==> flow/design.v <==
module cordicp(
  x,
  clk,
  rst,
  en,
  lookup,
  y,
  valid);
input [31:0] x;
input clk;
input en;
input rst;
input [2047:0] lookup;
wire [63:0] tab [31:0];
output reg [63:0] y;
output reg valid;
reg [63:0] x_reg;
reg [4:0] counter;
reg [1:0] state;
  parameter E_IDLE  = 2'd0;
  parameter E_CALC  = 2'd1;
always @ (posedge clk) begin
  if (rst == 1'b1) begin
    x_reg <= {16'h00, x, 16'h00};
    y <= 64'h0000_0001_0000_0000;  
    counter <= 4'b0;
    valid <= 1'b0;
    state <= E_IDLE;
  end else begin
  case (state)
    E_IDLE: begin
      x_reg <= {16'h00, x, 16'h00};
      valid <= 1'b0;
      if (en == 1'b1) begin
        state <= E_CALC;
        y <= 64'h0000_0001_0000_0000;  
      end
    end
    E_CALC: begin
      counter <= counter+1;
      if (x_reg > tab[counter]) begin
        x_reg <= x_reg - tab[counter];
        if (counter < 5'd16)
          y <= y << (5'd16 - counter);
        else
          y <= y + (y >> (counter - 5'd15));
      end
      if (counter == 5'd31) begin
        state <= E_IDLE;
        valid <= 1'b1;
      end
    end
  endcase
  end
end
genvar i;
generate
  for (i=0; i<32; i=i+1) begin : U
    assign tab[31-i] = lookup[(i*64+63):i*64];
  end
endgenerate
endmodule
module cordicn(
  x,
  clk,
  rst,
  en,
  lookup,
  y,
  valid);
input [31:0] x;
input clk;
input en;
input rst;
input [2047:0] lookup;
wire [63:0] tab [31:0];
output reg [63:0] y;
output reg valid;
reg [63:0] x_reg;
reg [4:0] counter;
reg [1:0] state;
  parameter E_IDLE  = 2'd0;
  parameter E_CALC  = 2'd1;
always @ (posedge clk) begin
  if (rst == 1'b1) begin
    x_reg <= {16'h00, x, 16'h00};
    y <= 64'h0000_0001_0000_0000;  
    counter <= 4'b0;
    valid <= 1'b0;
    state <= E_IDLE;
  end else begin
  case (state)
    E_IDLE: begin
      x_reg <= {16'h00, x, 16'h00};
      valid <= 1'b0;
      if (en == 1'b1) begin
        state <= E_CALC;
        y <= 64'h0000_0001_0000_0000;  
      end
    end
    E_CALC: begin
      counter <= counter+1;
      if (x_reg > tab[counter]) begin
        x_reg <= x_reg - tab[counter];
        if (counter < 5'd16)
          y <= y >> (5'd16 - counter);
        else
          y <= y - (y >> (counter - 5'd14));
      end
      if (counter == 5'd31) begin
        state <= E_IDLE;
        valid <= 1'b1;
      end 
    end
  endcase
  end
end
genvar i;
generate
  for (i=0; i<32; i=i+1) begin : U
    assign tab[31-i] = lookup[(i*64+63):i*64];
  end
endgenerate
endmodule
module top
(
  clk,
  rst,
  x,
  en,
  epx,
  sinhx,
  coshx,
  valid
);
input             clk;
input             rst;
input      [31:0] x;
input             en;
output reg [31:0] epx;
       reg [31:0] enx;
output reg [31:0] sinhx;
output reg [31:0] coshx;
output reg        valid;
wire [2047:0] lookupp;
wire [2047:0] lookupn;
wire   [31:0] w_sinhx;
wire   [31:0] w_coshx;
wire   [63:0] w_epx;
wire   [63:0] w_enx;
wire          w_valid;
wire          validp;
wire          validn;
cordicp epos (
  .x      (x),
  .clk    (clk),
  .rst    (rst),
  .en     (en),
  .lookup (lookupp),
  .y      (w_epx),
  .valid  (validp)
);
cordicn eneg (
  .x      (x),
  .clk    (clk),
  .rst    (rst),
  .en     (en),
  .lookup (lookupn),
  .y      (w_enx),
  .valid  (validn)
);
always @ (posedge clk) begin
  if (rst == 1'b1) begin
    epx   <= 32'b0;
    enx   <= 32'b0;
    sinhx <= 32'b0;
    coshx <= 32'b0;
    valid <=  1'b0;
  end else begin
  if (validp == 1'b1)
    epx <= w_epx[47:16];
  if (validn == 1'b1)
    enx <= w_enx[47:16];
  sinhx <= w_sinhx;
  coshx <= w_coshx;
  valid <= w_valid;
  end
end
assign w_sinhx = (w_epx [47:16] - w_enx [47:16]) >> 1;
assign w_coshx = (w_epx [47:16] + w_enx [47:16]) >> 1;
assign w_valid = validn & validp;
assign lookupp = { 
  64'h0000_000B_1721_7F7D,    
  64'h0000_000A_65AF_6785,    
  64'h0000_0009_B43D_4F8D,    
  64'h0000_0009_02CB_3795,    
  64'h0000_0008_5159_1F9D,    
  64'h0000_0007_9FE7_07A6,    
  64'h0000_0006_EE74_EFAE,    
  64'h0000_0006_3D02_D7B6,    
  64'h0000_0005_8B90_BFBE,    
  64'h0000_0004_DA1E_A7C6,    
  64'h0000_0004_28AC_8FCE,    
  64'h0000_0003_773A_77D7,    
  64'h0000_0002_C5C8_5FDF,   
  64'h0000_0002_1456_47E7,   
  64'h0000_0001_62E4_2FEF,   
  64'h0000_0000_B172_17F7,   
  64'h0000_0000_67CC_8FB2,   
  64'h0000_0000_391F_EF8F,   
  64'h0000_0000_1E27_076E,  
  64'h0000_0000_0F85_1860, 
  64'h0000_0000_07E0_A6C3, 
  64'h0000_0000_03F8_1516, 
  64'h0000_0000_01FE_02A6, 
  64'h0000_0000_00FF_8055, 
  64'h0000_0000_007F_E00A,
  64'h0000_0000_003F_F801,
  64'h0000_0000_001F_FE00,
  64'h0000_0000_000F_FF80,
  64'h0000_0000_0007_FFE0,
  64'h0000_0000_0003_FFF8,
  64'h0000_0000_0001_FFFE,
  64'h0000_0000_0000_FFFF
  };
assign lookupn = {
    64'h0000_000B_1721_7F7D,      
    64'h0000_000A_65AF_6785,      
    64'h0000_0009_B43D_4F8D,      
    64'h0000_0009_02CB_3795,      
    64'h0000_0008_5159_1F9D,      
    64'h0000_0007_9FE7_07A6,      
    64'h0000_0006_EE74_EFAE,      
    64'h0000_0006_3D02_D7B6,      
    64'h0000_0005_8B90_BFBE,      
    64'h0000_0004_DA1E_A7C6,      
    64'h0000_0004_28AC_8FCE,      
    64'h0000_0003_773A_77D7,      
    64'h0000_0002_C5C8_5FDF,     
    64'h0000_0002_1456_47E7,     
    64'h0000_0001_62E4_2FEF,     
    64'h0000_0000_B172_17F7, 
    64'h0000_0000_49A5_8844, 
    64'h0000_0000_222F_1D04, 
    64'h0000_0000_1085_98B5, 
    64'h0000_0000_0820_AEC4, 
    64'h0000_0000_0408_1596,
    64'h0000_0000_0202_02AE,
    64'h0000_0000_0100_8055,
    64'h0000_0000_0080_200A,
    64'h0000_0000_0040_0801,
    64'h0000_0000_0020_0200,
    64'h0000_0000_0010_0080,
    64'h0000_0000_0008_0020,
    64'h0000_0000_0004_0008,
    64'h0000_0000_0002_0002,
    64'h0000_0000_0001_0000,
    64'h0000_0000_0000_8000
    };
endmodule
# Tool chain data of top
# Tool output for the design above before and after an edit, in the order of the flow.
# Lines under "before" count in the file above, lines under "after" in the edited file.
# "change" is "after" less "before", of the values as shown; "change_rel_pct" is that difference over "before", in percent.
# Cell names lack the library's common part.
inputs:
  top_module: "top"
  clock: "clk"
  lib: "sky130hd"
  corner: "tt_025C_1v80"

# Edit of the RTL
# Unified diff, file above to edited file.
# The edit is scripted: it alters the design's behaviour and was not made to optimise anything.
# begin of diff
@@ -106,5 +106,5 @@
           y <= y >> (5'd16 - counter);
         else
-          y <= y - (y >> (counter - 5'd14));
+          y <= y + (y >> (counter - 5'd14));
       end
       if (counter == 5'd31) begin
# end of diff

# Elaborated design
# Yosys after proc, flatten, opt, wreduce and memory -nomap, before mapping. Memory bits, and registers merged into a memory's read port (data or address), are not among the register bits. Print and check cells are not counted. Equal cells are merged and count once.
bits:
  columns: ["item", "before", "after", "change", "change_rel_pct"]
  rows:
  - ["output_inout_bits", 97, 97, 0, 0.00]
  - ["register_bits", 367, 367, 0, 0.00]
classes:
  columns: ["item", "before", "after", "change", "change_rel_pct"]
  rows:
  - ["n_cmp", 4, 4, 0, 0.00]
  - ["n_eq", 72, 72, 0, 0.00]
  - ["reduce_logical", 18, 18, 0, 0.00]
  - ["n_addsub", 12, 12, 0, 0.00]
  - ["n_logic", 1, 1, 0, 0.00]
  - ["shifts", 4, 4, 0, 0.00]
  - ["muxes", 34, 34, 0, 0.00]
op_table:
  columns: ["cell", "before", "after", "change", "change_rel_pct"]
  rows:
  - ["64-bit subtractor", 3, 2, -1, -33.33]
  - ["64-bit adder", 1, 2, 1, 100.00]
  - ["5-bit equality test with constant B", 32, 32, 0, 0.00]
  - ["64-bit 2-to-1 mux", 17, 17, 0, 0.00]
  - ["5-bit by 4-bit equality test with 1-bit output with constant B", 16, 16, 0, 0.00]
  - ["5-bit by 3-bit equality test with 1-bit output with constant B", 8, 8, 0, 0.00]
  - ["2-bit AND reduction", 6, 6, 0, 0.00]
  - ["5-bit by 2-bit equality test with 1-bit output with constant B", 4, 4, 0, 0.00]
  - ["2-bit by 1-bit inequality test with 1-bit output with constant B", 4, 4, 0, 0.00]
  - ["64-bit case mux with 2-bit select", 4, 4, 0, 0.00]
  - ["3-bit AND reduction", 4, 4, 0, 0.00]
  - ["2-bit 2-to-1 mux", 3, 3, 0, 0.00]
  - ["64-bit by 5-bit >> shifter with 64-bit output", 3, 3, 0, 0.00]
  - ["5-bit by 1-bit adder with 5-bit output with constant B", 2, 2, 0, 0.00]
  - ["2-bit by 1-bit equality test with 1-bit output with constant B", 2, 2, 0, 0.00]
  - ["5-bit by 1-bit equality test with 1-bit output with constant B", 2, 2, 0, 0.00]
  - ["64-bit > comparator", 2, 2, 0, 0.00]
  - ["2-bit zero test", 2, 2, 0, 0.00]
  - ["5-bit zero test", 2, 2, 0, 0.00]
  - ["5-bit less-than comparator with constant B", 2, 2, 0, 0.00]
  - ["1-bit 2-to-1 mux", 2, 2, 0, 0.00]
  - ["48-bit 2-to-1 mux", 2, 2, 0, 0.00]
  - ["2-bit inequality test with constant B", 2, 2, 0, 0.00]
  - ["3-bit by 2-bit inequality test with 1-bit output with constant B", 2, 2, 0, 0.00]
  - ["1-bit case mux with 2-bit select", 2, 2, 0, 0.00]
  - ["2-bit case mux with 2-bit select", 2, 2, 0, 0.00]
  - ["64-bit case mux with 32-bit select", 2, 2, 0, 0.00]
  - ["2-bit nonzero test", 2, 2, 0, 0.00]
# The list need not be complete.

# Logic depth
# Longest topological path by Yosys (ltp), each cell counted once; first at word level (registers and memories cut), then after technology mapping (sequential cells cut; the memories' decode and read muxes count).
logic_depth:
  columns: ["item", "before", "after", "change", "change_rel_pct"]
  rows:
  - ["ltp_word", 12, 12, 0, 0.00]
  - ["ABC_AREA", "0", "0", null, null]
  - ["depth_mapped", 35, 35, 0, 0.00]
  - ["ltp_nobuf", 26, 27, 1, 3.85]

# After synthesis
# Yosys stat after the flow's synthesis: flattened, memories mapped to cells. It holds for the ABC_AREA given above (unset counts as 0); a run with the other value may have another netlist.
by_type:
  columns: ["type", "before", "after", "change", "change_rel_pct"]
  rows:
  - ["nand2_1", 533, 674, 141, 26.45]
  - ["mux2i_1", 409, 336, -73, -17.85]
  - ["clkbuf_1", 312, 262, -50, -16.03]
  - ["inv_1", 159, 126, -33, -20.75]
  - ["a211oi_1", 90, 63, -27, -30.00]
  - ["o211ai_1", 56, 77, 21, 37.50]
  - ["nor3_1", 113, 93, -20, -17.70]
  - ["nand2b_1", 82, 102, 20, 24.39]
  - ["o21ai_0", 471, 490, 19, 4.03]
  - ["buf_2", 28, 47, 19, 67.86]
  - ["nand4_1", 71, 53, -18, -25.35]
  - ["nor2_1", 703, 689, -14, -1.99]
  - ["xnor2_1", 162, 176, 14, 8.64]
  - ["o21ai_1", 32, 46, 14, 43.75]
  - ["ha_1", 275, 288, 13, 4.73]
  - ["a22o_1", 32, 19, -13, -40.62]
  - ["o22ai_1", 28, 40, 12, 42.86]
  - ["a22oi_1", 25, 14, -11, -44.00]
# The list need not be complete.
mapped:
  columns: ["item", "before", "after", "change", "change_rel_pct"]
  rows:
  - ["seq_area_mm2", 0.0079877, 0.0079877, 0.0000000, 0.00]
  - ["cells", 5545, 5565, 20, 0.36]
  - ["ff_cells", 367, 367, 0, 0.00]
  - ["buffers", 391, 371, -20, -5.12]
  - ["area_mm2", 0.0404488, 0.040191, -0.0002578, -0.64]
# By module: a second synthesis without flattening, with its own total; a netlist apart from the flattened one above.
hier_totals:
  columns: ["item", "before", "after", "change", "change_rel_pct"]
  rows:
  - ["hier_cells", 9032, 9048, 16, 0.18]
  - ["hier_area_mm2", 0.0649973, 0.0648322, -0.0001651, -0.25]
# Rows give one instance, submodules left out.
by_module_before:
  columns: ["module", "n_inst", "cells", "mod_area_mm2", "seq_area_mm2"]
  rows:
  - ["cordicp", 1, 4439, 0.030802, 0.0030429]
  - ["cordicn", 1, 3793, 0.0277479, 0.0030429]
  - ["top", 1, 800, 0.0064474, 0.0019018]
by_module_after:
  columns: ["module", "n_inst", "cells", "mod_area_mm2", "seq_area_mm2"]
  rows:
  - ["cordicp", 1, 4439, 0.030802, 0.0030429]
  - ["cordicn", 1, 3809, 0.0275827, 0.0030429]
  - ["top", 1, 800, 0.0064474, 0.0019018]

# Path before layout
# OpenSTA on the mapped netlist: ideal clock, no wires. The path of least setup slack (recovery checks aside). Input and output delay are each 20% of the period. Register names are those of the netlist, which keeps one name where synthesis merged equal registers.
synth_timing:
  columns: ["item", "before", "after", "change", "change_rel_pct"]
  rows:
  - ["kind", "register to register", "register to register", null, null]
  - ["startpoint", "reg eneg.counter[0]", "reg eneg.counter[0]", null, null]
  - ["endpoint", "reg eneg.y[56]", "reg eneg.y[62]", null, null]
  - ["path_slack_ps", 143, 880, 737, null]
  - ["path_buffers", 11, 8, -3, -27.27]
  - ["path_stages", 32, 35, 3, 9.38]
  - ["period_ps", 8000, 8000, 0, 0.00]
  - ["delay_ps", 7857, 7121, -736, -9.37]
  - ["required_time_ps", 7878, 7865, -13, -0.17]
  - ["t_first_pin_ps", 0, 0, 0, null]
  - ["t_arrival_ps", 7735, 6986, -749, -9.68]
  - ["period_less_setup_slack_ps", 7857, 7120, -737, -9.38]
# "delay_ps" is the arrival time less input delay plus setup time.
# "path_stages" counts driving pins, that of a launching flip-flop among them; a cell with two outputs on the path counts twice.
# "period_less_setup_slack_ps" = period - worst setup slack (recovery checks aside). The figure is calculated, with input and output delays left at 20% of the set period.
# Between the ends stands the longest chain of elaborated cells between them, by number of cells; it is not shown to be the way that was timed. Of several equally long chains one is given.
# A line is the first line of the expression or statement that the cell stems from. Yosys adds cells for indexed reads and writes and turns some case tables into memories.
# A register here has more assigning lines than the two given.
synth_between_before:
  path_cell_list: "dfxtp_1 -> inv_1 -> buf_2 -> clkbuf_1 -> buf_2 -> buf_1 -> ha_1 -> buf_2 -> buf_1 -> and2_1 -> ha_1 -> clkbuf_1 -> a21oi_2 -> mux2i_1 -> buf_2 -> buf_2 -> clkbuf_1 -> a21oi_1 -> mux4_2 -> ha_1 -> clkbuf_1 -> nand2_1 -> nor3_1 -> and3b_1 -> a31oi_1 -> and4b_1 -> nor3_1 -> a22oi_1 -> a21boi_0 -> nor2_1 -> xnor2_1 -> a221o_1"
  elab_chain_len: 7
  cone_cells: 47
  classes_between: "add/sub (3); compare (2); eq/ne (32); shift (2); mux (6); reduce/logical (2)"
synth_rtl_before:
  columns: ["item", "line_no", "text"]
  rows:
  - ["from (decl)", 80, "reg [4:0] counter;"]
  - ["from (assign)", 88, "counter <= 4'b0;"]
  - ["from (assign)", 102, "counter <= counter+1;"]
  - ["5-bit equality test", 103, "if (x_reg > tab[counter]) begin"]
  - ["64-bit case mux with 32-bit select", 103, null]
  - ["64-bit 2-to-1 mux", 92, "case (state)"]
  - ["64-bit 2-to-1 mux", 85, "if (rst == 1'b1) begin"]
  - ["64-bit > comparator", 103, null]
  - ["64-bit 2-to-1 mux", 103, null]
  - ["64-bit case mux with 2-bit select", 92, null]
  - ["to (assign)", 106, "y <= y >> (5'd16 - counter);"]
  - ["to (assign)", 108, "y <= y - (y >> (counter - 5'd14));"]
  - ["to (decl)", 77, "output reg [63:0] y;"]
synth_between_after:
  path_cell_list: "dfxtp_1 -> buf_6 -> inv_2 -> buf_1 -> buf_1 -> ha_1 -> clkbuf_1 -> clkbuf_1 -> and2_1 -> ha_1 -> a21oi_4 -> mux2_4 -> buf_6 -> buf_12 -> buf_6 -> mux2i_1 -> nand2_1 -> and3_1 -> a21oi_1 -> a211oi_1 -> a21o_1 -> ha_1 -> fa_1 -> a32oi_1 -> a211oi_1 -> nor2_1 -> a311oi_2 -> a21oi_2 -> a31oi_1 -> a211oi_2 -> o41ai_4 -> a31o_2 -> a221oi_2 -> xor2_1 -> o221ai_1"
  elab_chain_len: 7
  cone_cells: 47
  classes_between: "add/sub (3); compare (2); eq/ne (32); shift (2); mux (6); reduce/logical (2)"
synth_rtl_after:
  columns: ["item", "line_no", "text"]
  rows:
  - ["from (decl)", 80, "reg [4:0] counter;"]
  - ["from (assign)", 88, "counter <= 4'b0;"]
  - ["from (assign)", 102, "counter <= counter+1;"]
  - ["5-bit equality test", 103, "if (x_reg > tab[counter]) begin"]
  - ["64-bit case mux with 32-bit select", 103, null]
  - ["64-bit 2-to-1 mux", 92, "case (state)"]
  - ["64-bit 2-to-1 mux", 85, "if (rst == 1'b1) begin"]
  - ["64-bit > comparator", 103, null]
  - ["64-bit 2-to-1 mux", 103, null]
  - ["64-bit case mux with 2-bit select", 92, null]
  - ["to (assign)", 106, "y <= y >> (5'd16 - counter);"]
  - ["to (assign)", 108, "y <= y + (y >> (counter - 5'd14));"]
  - ["to (decl)", 77, "output reg [63:0] y;"]

# Path in the finished layout
# Path of least setup slack in the final report of the runs of pair 1 (OpenROAD, finished layout, wires in). Where an end is a register, its clock arrival counts in the times.
# The path's times are printed in steps of 10 ps; the period is the one set.
layout_timing:
  columns: ["item", "before", "after", "change", "change_rel_pct"]
  rows:
  - ["kind", "register to register", "register to register", null, null]
  - ["startpoint", "reg eneg.counter[3]", "reg eneg.counter[1]", null, null]
  - ["endpoint", "reg eneg.y[63]", "reg eneg.y[60]", null, null]
  - ["path_stages", 24, 26, 2, 8.33]
  - ["period_ps", 8000, 8000, 0, 0.00]
  - ["required_time_ps", 8510, 8530, 20, 0.24]
  - ["path_buffers", 1, 1, 0, 0.00]
  - ["t_first_pin_ps", 620, 630, 10, 1.61]
  - ["path_slack_ps", 550, 610, 60, null]
  - ["t_arrival_ps", 7960, 7910, -50, -0.63]
# Between the ends stands the longest chain of elaborated cells between them, by number of cells; it is not shown to be the way that was timed. Of several equally long chains one is given.
# A register here has more assigning lines than the two given.
layout_between_before:
  path_cell_list: "dfxtp_1 -> nor2_1 -> and2_1 -> ha_1 -> a21oi_4 -> mux2i_4 -> buf_12 -> mux2i_1 -> mux2i_1 -> mux2i_1 -> mux2i_1 -> mux2i_1 -> ha_1 -> a21o_1 -> a21o_1 -> a21oi_1 -> o31ai_1 -> a211oi_1 -> nand3_1 -> a21o_1 -> a2111oi_0 -> a211oi_1 -> a31o_2 -> a32o_1"
  elab_chain_len: 7
  cone_cells: 47
  classes_between: "add/sub (3); compare (2); eq/ne (32); shift (2); mux (6); reduce/logical (2)"
layout_rtl_before:
  columns: ["item", "line_no", "text"]
  rows:
  - ["from (decl)", 80, "reg [4:0] counter;"]
  - ["from (assign)", 88, "counter <= 4'b0;"]
  - ["from (assign)", 102, "counter <= counter+1;"]
  - ["5-bit equality test", 103, "if (x_reg > tab[counter]) begin"]
  - ["64-bit case mux with 32-bit select", 103, null]
  - ["64-bit 2-to-1 mux", 92, "case (state)"]
  - ["64-bit 2-to-1 mux", 85, "if (rst == 1'b1) begin"]
  - ["64-bit > comparator", 103, null]
  - ["64-bit 2-to-1 mux", 103, null]
  - ["64-bit case mux with 2-bit select", 92, null]
  - ["to (assign)", 106, "y <= y >> (5'd16 - counter);"]
  - ["to (assign)", 108, "y <= y - (y >> (counter - 5'd14));"]
  - ["to (decl)", 77, "output reg [63:0] y;"]
layout_between_after:
  path_cell_list: "dfxtp_1 -> inv_1 -> ha_1 -> and2_1 -> ha_1 -> a21oi_4 -> mux2_4 -> buf_4 -> mux4_2 -> mux2i_1 -> mux2i_1 -> a21o_1 -> ha_1 -> fa_1 -> a32oi_1 -> a211oi_1 -> nor2_1 -> a311oi_2 -> a21oi_2 -> a31oi_1 -> a211oi_2 -> o41ai_4 -> a21oi_1 -> o21ai_1 -> mux2i_1 -> a221o_1"
  elab_chain_len: 7
  cone_cells: 47
  classes_between: "add/sub (3); compare (2); eq/ne (32); shift (2); mux (6); reduce/logical (2)"
layout_rtl_after:
  columns: ["item", "line_no", "text"]
  rows:
  - ["from (decl)", 80, "reg [4:0] counter;"]
  - ["from (assign)", 88, "counter <= 4'b0;"]
  - ["from (assign)", 102, "counter <= counter+1;"]
  - ["5-bit equality test", 103, "if (x_reg > tab[counter]) begin"]
  - ["64-bit case mux with 32-bit select", 103, null]
  - ["64-bit 2-to-1 mux", 92, "case (state)"]
  - ["64-bit 2-to-1 mux", 85, "if (rst == 1'b1) begin"]
  - ["64-bit > comparator", 103, null]
  - ["64-bit 2-to-1 mux", 103, null]
  - ["64-bit case mux with 2-bit select", 92, null]
  - ["to (assign)", 106, "y <= y >> (5'd16 - counter);"]
  - ["to (assign)", 108, "y <= y + (y >> (counter - 5'd14));"]
  - ["to (decl)", 77, "output reg [63:0] y;"]

# Flow runs
# Both versions went through the flow (Yosys, OpenROAD) with the same settings in each pair. Constraints: input delay and output delay 20% of the set period each, output load 0.01 pF.
settings_pair_1:
  CORE_UTILIZATION: 40
  PLACE_DENSITY: 0.6
  period_ns: 8.0
  CAP_MARGIN: 20
  CORE_MARGIN: 2
  SLEW_MARGIN: 20
measured_pair_1:
  columns: ["item", "before", "after", "change", "change_rel_pct"]
  rows:
  - ["ws_hold_ps", 460, 453, -7, null]
  - ["die_footprint_mm2", 0.103681, 0.103028, -0.000653, -0.63]
  - ["design_power_uw", 9941, 8800, -1141, -11.48]
  - ["final_cell_area_mm2", 0.0443763, 0.0441586, -0.0002177, -0.49]
  - ["final_setup_ws_ps", 548, 615, 67, null]
  - ["clock_period_reached_ps", 7452, 7385, -67, -0.90]
  - ["setup_tns_ps", 0, 0, 0, null]
  - ["synthArea_mm2", 0.0404488, 0.040191, -0.0002578, -0.64]
  - ["utilization_pct", 44.3, 44.2, -0.1, null]
settings_pair_2:
  ABC_AREA: 0
  CAP_MARGIN: 0
  CELL_PAD_IN_SITES_GLOBAL_PLACEMENT: 0
  CORE_UTILIZATION: 36
  PLACE_DENSITY_LB_ADDON: 0.26
  SETUP_SLACK_MARGIN: 3.27
  SLEW_MARGIN: 25
  TNS_END_PERCENT: 55
  period_ns: 11.8
  CORE_MARGIN: 2
measured_pair_2:
  columns: ["item", "before", "after", "change", "change_rel_pct"]
  rows:
  - ["ws_hold_ps", 462, 459, -3, null]
  - ["die_footprint_mm2", 0.115057, 0.114332, -0.000725, -0.63]
  - ["design_power_uw", 6816, 5990, -826, -12.12]
  - ["final_cell_area_mm2", 0.0445778, 0.0442112, -0.0003666, -0.82]
  - ["final_setup_ws_ps", 3689, 3753, 64, null]
  - ["clock_period_reached_ps", 8111, 8047, -64, -0.79]
  - ["setup_tns_ps", 0, 0, 0, null]
  - ["synthArea_mm2", 0.0404488, 0.040191, -0.0002578, -0.64]
  - ["utilization_pct", 40.1, 39.9, -0.2, null]
# "clock_period_reached_ps" is the run's clock period less its worst setup slack. It is reckoned from that one timing run; input and output delays stay at 20% of the period that was set.
# "design_power_uw" is the tool's figure for a default switching activity; nothing was simulated.
